==> flow/design.v <==
module fpadd (
    clk, reset, start,
    a, b,
    sum, 
    done
);
    input clk, reset, start;
    input [31:0] a, b;
    output [31:0] sum;
    output done;
    reg sign_a, sign_b, sign_r;
    reg [7:0] exp_a, exp_b, exp_r;
	reg [25:0] mant_a, mant_b;
    reg [25:0] mant_r;
	reg [31:0] sum;  
	reg done;
    reg [23:0] mant_sum;
    parameter IDLE = 3'b000;
    parameter SIGN = 3'b001;
    parameter SHIFT = 3'b010;
    parameter ADD = 3'b011;
	parameter RESSIGN = 3'b100;
    parameter NORM = 3'b101;
    parameter SEARCH = 3'b110;
	parameter FIN = 3'b111;
    reg[2:0] pres_state;
	always @(posedge clk) begin
	    if(reset) begin
			exp_a <= 0; exp_b <= 0; exp_r <= 0;
			mant_a <= 0; mant_b <= 0; mant_r <= 0;
			sign_a <= 0; sign_b <= 0; sign_r <= 0;
			done <= 0; sum <= 0; mant_sum <= 0;
    	end
    	else if(start) begin
	    	sign_a <= a[31];
	    	sign_b <= b[31];
			exp_a <= a[30:23];
			exp_b <= b[30:23];
			mant_a <= {3'b001, a[22:0]};  
			mant_b <= {3'b001, b[22:0]};  
	    	done <= 0;
	    	pres_state <= IDLE;
	    end
	    else begin
	    	case(pres_state)
			IDLE:  
	    	begin
		    	if ((exp_a == 8'b0) && (mant_a[22:0] == 22'b0 && mant_a[23] == 1'b1)) begin
					sum <= {sign_b, exp_b, mant_b[22:0]};
					done <= 1;
					pres_state <= FIN;
		    	end
	    		else if ((exp_b == 8'b0) && (mant_b[22:0] == 22'b0 && mant_b[23] == 1'b1)) begin
					sum <= {sign_a, exp_a, mant_a[22:0]};
					done <= 1;
					pres_state <= FIN;
		    	end
				else if (exp_a == 8'b11111111) begin
					sum <= {sign_a, exp_a, mant_a[22:0]};
					done <= 1;
					pres_state <= FIN;
				end
				else if (exp_b == 8'b11111111) begin
					sum <= {sign_b, exp_b, mant_b[22:0]};
					done <= 1;
					pres_state <= FIN;
				end
				else begin
					pres_state <= SIGN;
				end
			end	
			SIGN:  
			begin
				if (sign_a) begin
					mant_a <= ~mant_a + 1;
				end	
				if (sign_b) begin
					mant_b <= ~mant_b + 1;
				end	
				pres_state <= SHIFT;
			end
			SHIFT:  
			begin
				if(exp_a > exp_b) begin
					mant_b <= {sign_b, mant_b[25:1]};  
					exp_b <= exp_b + 1;
					exp_r <= exp_a;
				end
				else if(exp_a < exp_b) begin
					mant_a <= {sign_a, mant_a[25:1]};  
					exp_a <= exp_a + 1;
					exp_r <= exp_b;
				end
				else
					exp_r <= exp_a;
				pres_state <= (exp_a == exp_b) ? ADD : pres_state;
			end
			ADD:  
			begin
				mant_r <= mant_a + mant_b;
				pres_state <= RESSIGN;
			end
			RESSIGN:  
			begin
				if (mant_r[25] == 1) begin
					sign_r <= 1;
					mant_r <= -mant_r;
				end else begin
					sign_r <= 0;
				end
				pres_state <= NORM;
			end
			NORM:  
			begin
				if (mant_r == 0) begin
					exp_r <= 0;
					pres_state <= FIN;
				end else if ((mant_r[24] == 0) && (mant_r[23] == 1)) begin
					pres_state <= FIN;
				end else if (mant_r[24] == 1) begin
					mant_r <= mant_r >> 1;
					exp_r  <= exp_r + 1;
					pres_state <= FIN;
				end else
					pres_state <= SEARCH;
			end
			SEARCH:  
			begin
				if(mant_r[23] != 1) begin
					mant_r <= mant_r << 1;
					exp_r  <= exp_r - 1;
					pres_state <= SEARCH;
				end else
					pres_state <= FIN;
			end
			FIN:
			begin
				if (!done) begin
					sum <= {sign_r, exp_r, {mant_r[22:0]}};
					done <= 1;
				end
			end
			endcase
	    end
	end
endmodule
# Step by step through the tools: fpadd
# What the tools print for fpadd, step after step.
# Lines are those of the file above, counted from 1.
# Cell names lack the library's common part.
# Not given: -
[design]
design = "fpadd"
clock = "clk"
cell_library = "sky130hd"
pvt_corner = "tt_025C_1v80"

# Word level
# Counts by Yosys on the flattened word-level netlist (proc, flatten, opt, wreduce; memories kept). Register bits leave out memories and registers merged into their read ports (data or address). Print and check cells are left out. Cells with the same type and inputs are merged into one.
[bits]
inputBits = 67
out_inout_bits = 33
reg_bits = 141
[op_classes]
n_mux = 51
n_eq = 31
reduce_logical = 36
compare = 2
n_logic = 5
add_sub_neg = 8
[ops]
columns = ["op", "n"]
rows = [
  ["26-bit two-way mux", 10],
  ["32-bit two-way mux", 5],
  ["26-bit case mux with 4-bit select", 1],
  ["8-bit two-way mux", 13],
  ["26-bit case mux with 2-bit select", 2],
  ["32-bit case mux with 2-bit select", 1],
  ["26-bit by 1-bit adder with 26-bit output with constant B", 2],
  ["26-bit inverter", 2],
  ["24-bit two-way mux", 2],
  ["23-bit zero test", 2],
  ["26-bit adder", 1],
  ["26-bit negator", 1],
  ["26-bit zero test", 1],
  ["2-bit inequality test with constant B", 12],
  ["3-bit inequality test with constant B", 8],
  ["8-bit by 1-bit adder with 8-bit output with constant B", 3],
  ["8-bit case mux with 3-bit select", 1],
  ["3-bit case mux with 7-bit select", 1],
  ["6-bit AND reduction", 3],
  ["8-bit == test with constant B", 2],
  ["8-bit zero test", 2],
  ["3-bit two-way mux", 5],
  ["3-bit == test with constant B", 4],
  ["3-bit AND reduction", 4],
  ["4-bit AND reduction", 3],
  ["2-bit nonzero test", 5],
  ["1-bit two-way mux", 9],
  ["8-bit by 1-bit subtractor with 8-bit output with constant B", 1],
]
# Other operator kinds: 17; their cells: 27.

# Depth
# Depth = most cells in a row (Yosys ltp): at word level without a register or memory, in the mapped netlist without a sequential cell, where the memories' decode and read muxes count.
[logic_depth]
ltp_word = 6
ABC_AREA = 0
mapped_depth = 12
mapped_depth_nobuf = 9

# Mapped cells and area
# Source: synth_stat.txt of the flow (Yosys; design flattened, memories mapped). It holds for the ABC_AREA given above (unset counts as 0); a run with the other value may have another netlist.
# The area totals of this step are shown rounded.
[mapped]
buffers = 121
sequential_area_um2 = 2930
cells = 1472
yosys_area_um2 = 10900
ffs = 146
[by_type]
columns = ["cell_type", "n"]
rows = [
  ["dfxtp_1", 145],
  ["ha_1", 42],
  ["a21oi_1", 104],
  ["o21ai_0", 99],
  ["nand2_1", 129],
  ["nor2_1", 125],
  ["clkbuf_1", 97],
  ["xnor2_1", 32],
  ["inv_1", 72],
  ["o22ai_1", 42],
  ["nor3_1", 52],
  ["or3_1", 41],
  ["o221ai_1", 28],
  ["a221oi_1", 25],
  ["a211oi_1", 27],
  ["nand3_1", 38],
  ["mux2i_1", 18],
  ["a222oi_1", 15],
]
# Not listed: further types 60, cells in them 341.

# Timing after synthesis
# OpenSTA on the mapped netlist: ideal clock, no wires. The path of least setup slack (recovery checks aside). Input and output delay are each 20% of the period. Register names are those of the netlist, which keeps one name where synthesis merged equal registers.
[synth_timing]
path_type = "register to register"
startpoint = "reg exp_b[3]"
endpoint = "reg exp_r[5]"
period_ns = 5.0
t_required_ns = 4.870
path_stages = 10
arrival_ns = 2.697
setup_time_ns = 0.130
slack_ns = 2.173
path_delay_ns = 2.827
t_first_pin_ns = 0.000
synth_period_reached_ns = 2.827
# "path_delay_ns" is the arrival time less input delay plus setup time.
# "path_stages" counts driving pins, that of a launching flip-flop among them; a cell with two outputs on the path counts twice.
# "synth_period_reached_ns" is the clock period less the worst setup slack; recovery checks do not enter. This is arithmetic on one report: input and output delays are still those of the set period (20% each).
# Between the ends stands the longest chain of elaborated cells between them, by number of cells; it is not shown to be the way that was timed. Of several equally long chains one is given.
# A line is the first line of the expression or statement that the cell stems from. Yosys adds cells for indexed reads and writes and turns some case tables into memories.
# A register here has more assigning lines than the two given.
[synth_between]
path_cell_list = "dfxtp_1 -> inv_1 -> ha_1 -> a21oi_1 -> nor2b_1 -> o31ai_1 -> nand2_1 -> mux2_2 -> a211oi_1 -> o32ai_1"
elab_chain_len = 4
cone_cells = 5
lines_between = 3
classes_between = "compare: 2; mux: 3"
[synth_lines]
columns = ["item", "line", "source"]
rows = [
  ["from (decl)", 12, "reg [7:0] exp_a, exp_b, exp_r;"],
  ["from (assign)", 38, "exp_b <= b[30:23];"],
  ["from (assign)", 86, "exp_b <= exp_b + 1;"],
  ["8-bit < comparator", 89, "else if(exp_a < exp_b) begin"],
  ["8-bit two-way mux", 89, ""],
  ["8-bit two-way mux", 84, "if(exp_a > exp_b) begin"],
  ["8-bit case mux with 3-bit select", 45, "case(pres_state)"],
  ["to (assign)", 87, "exp_r <= exp_a;"],
  ["to (assign)", 92, "exp_r <= exp_b;"],
  ["to (decl)", 12, ""],
]

# Path in the finished layout
# Path of least setup slack in the final report of entry A (OpenROAD, finished layout, wires in). Where an end is a register, its clock arrival counts in the times.
[layout_timing]
path_type = "register to register"
startpoint = "reg mant_b[1]"
endpoint = "reg sum[25]"
t_first_pin_ns = 0.44
period_ns = 5.0
slack_ns = 1.41
arrival_ns = 3.94
t_required_ns = 5.35
setup_time_ns = 0.09
path_stages = 12
# Between the ends stands the longest chain of elaborated cells between them, by number of cells; it is not shown to be the way that was timed. Of several equally long chains one is given.
# A register here has more assigning lines than the two given.
[layout_between]
path_cell_list = "dfxtp_1 -> inv_1 -> ha_1 -> or3b_2 -> or4_4 -> nor4_4 -> o21bai_1 -> buf_4 -> nand2_1 -> buf_4 -> nor2_1 -> o32ai_2"
elab_chain_len = 6
cone_cells = 8
lines_between = 3
classes_between = "eq/ne: 1; mux: 3; reduce/logical: 4"
[layout_lines]
columns = ["item", "line", "source"]
rows = [
  ["from (decl)", 13, "reg [25:0] mant_a, mant_b;"],
  ["from (assign)", 40, "mant_b <= {3'b001, b[22:0]};"],
  ["from (assign)", 78, "mant_b <= ~mant_b + 1;"],
  ["23-bit zero test", 53, "else if ((exp_b == 8'b0) && (mant_b[22:0] == 22'b0 && mant_b[23] == 1'b1)) begin"],
  ["1-bit logical AND x2", 53, ""],
  ["32-bit two-way mux", 53, ""],
  ["32-bit two-way mux", 48, "if ((exp_a == 8'b0) && (mant_a[22:0] == 22'b0 && mant_a[23] == 1'b1)) begin"],
  ["32-bit case mux with 2-bit select", 45, "case(pres_state)"],
  ["to (assign)", 49, "sum <= {sign_b, exp_b, mant_b[22:0]};"],
  ["to (assign)", 54, "sum <= {sign_a, exp_a, mant_a[22:0]};"],
  ["to (decl)", 9, "output [31:0] sum;"],
]

# Flow measurements of fpadd on sky130hd: 6 stored runs with different settings, listed in no order. Input and output delays are each 20% of the period that was set; the output load is 0.01 pF.
# "achieved_clock_period_ns" means the clock period less the worst setup slack. The figure is calculated, with input and output delays left at 20% of the set period.
# "worst_path_time_ns" is the time allowed to the run's worst setup path (the clock period less input and output delay, where it has them) less its slack. Clock arrival times count: a late capture clock shortens it, a late launch clock lengthens it.
# "final_power_uw": no workload was simulated; the value follows from the tool's default switching activity.
# Values from the reports are rounded here.

[[run]]
name = "entry A"
[run.settings]
CAP_MARGIN = 15
CTS_CLUSTER_DIAMETER = 48
period_ns = 5.0
CORE_MARGIN = 2
CORE_UTILIZATION = 40
SLEW_MARGIN = 20
[run.results]
synthArea_um2 = 10900
fin_hold_ws_ns = 0.477
achieved_clock_period_ns = 3.589
die_um2 = 28700
final_setup_ws_ns = 1.41
final_power_uw = 4110
post_route_util_pct = 47.0
layout_stdcell_area_um2 = 12600
timing.setup.tns_ns = 0.000
worst_path_time_ns = 3.59
worstPathKind = "register to register"

[[run]]
name = "entry B"
[run.settings]
CAP_MARGIN = 15
CORE_MARGIN = 5
CTS_CLUSTER_DIAMETER = 121
period_ns = 5.22
CORE_UTILIZATION = 40
SLEW_MARGIN = 20
[run.results]
synthArea_um2 = 10900
fin_hold_ws_ns = 0.474
achieved_clock_period_ns = 3.788
die_um2 = 30700
final_setup_ws_ns = 1.43
final_power_uw = 3860
post_route_util_pct = 46.6
layout_stdcell_area_um2 = 12600
timing.setup.tns_ns = 0.000
worst_path_time_ns = 3.79
worstPathKind = "register to register"

[[run]]
name = "entry C"
[run.settings]
CORE_UTILIZATION = 40
SETUP_SLACK_MARGIN = -0.31
period_ns = 3.66
CAP_MARGIN = 20
CORE_MARGIN = 2
SLEW_MARGIN = 20
[run.results]
synthArea_um2 = 10900
fin_hold_ws_ns = 0.490
achieved_clock_period_ns = 3.204
die_um2 = 28700
final_setup_ws_ns = 0.456
final_power_uw = 5460
post_route_util_pct = 47.4
layout_stdcell_area_um2 = 12700
timing.setup.tns_ns = 0.000
worst_path_time_ns = 3.20
worstPathKind = "register to register"

[[run]]
name = "entry D"
[run.settings]
ABC_AREA = 0
CAP_MARGIN = 15
CELL_PAD_IN_SITES_DETAIL_PLACEMENT = 0
CORE_ASPECT_RATIO = 0.5
CORE_MARGIN = 9
CORE_UTILIZATION = 55
CTS_CLUSTER_DIAMETER = 53
CTS_CLUSTER_SIZE = 20
GPL_ROUTABILITY_DRIVEN = 0
MAX_ROUTING_LAYER = "met5"
MIN_ROUTING_LAYER = "met1"
PLACE_DENSITY = 0.53
SETUP_SLACK_MARGIN = 0.77
TNS_END_PERCENT = 70
period_ns = 3.11
SLEW_MARGIN = 20
[run.results]
synthArea_um2 = 10900
fin_hold_ws_ns = 0.477
achieved_clock_period_ns = 2.873
die_um2 = 25600
final_setup_ws_ns = 0.237
final_power_uw = 7420
post_route_util_pct = 79.7
layout_stdcell_area_um2 = 15100
timing.setup.tns_ns = 0.000
worst_path_time_ns = 2.87
worstPathKind = "register to register"

[[run]]
name = "entry E"
[run.settings]
CORE_UTILIZATION = 55
period_ns = 3.66
CAP_MARGIN = 20
CORE_MARGIN = 2
SLEW_MARGIN = 20
[run.results]
synthArea_um2 = 10900
fin_hold_ws_ns = 0.476
achieved_clock_period_ns = 3.254
die_um2 = 21000
final_setup_ws_ns = 0.406
final_power_uw = 5570
post_route_util_pct = 65.4
layout_stdcell_area_um2 = 12700
timing.setup.tns_ns = 0.000
worst_path_time_ns = 3.25
worstPathKind = "register to register"

[[run]]
name = "entry F"
[run.settings]
ABC_AREA = 0
CAP_MARGIN = 5
CORE_MARGIN = 9
CORE_UTILIZATION = 55
CTS_CLUSTER_SIZE = 20
GPL_ROUTABILITY_DRIVEN = 0
PLACE_DENSITY_LB_ADDON = 0.22
TNS_END_PERCENT = 70
period_ns = 2.17
SLEW_MARGIN = 20
[run.results]
synthArea_um2 = 10900
fin_hold_ws_ns = 0.392
achieved_clock_period_ns = 3.139
die_um2 = 25300
final_setup_ws_ns = -0.969
final_power_uw = 11700
post_route_util_pct = 86.3
layout_stdcell_area_um2 = 16900
timing.setup.tns_ns = -48.7
worst_path_time_ns = 3.14
worstPathKind = "register to register"
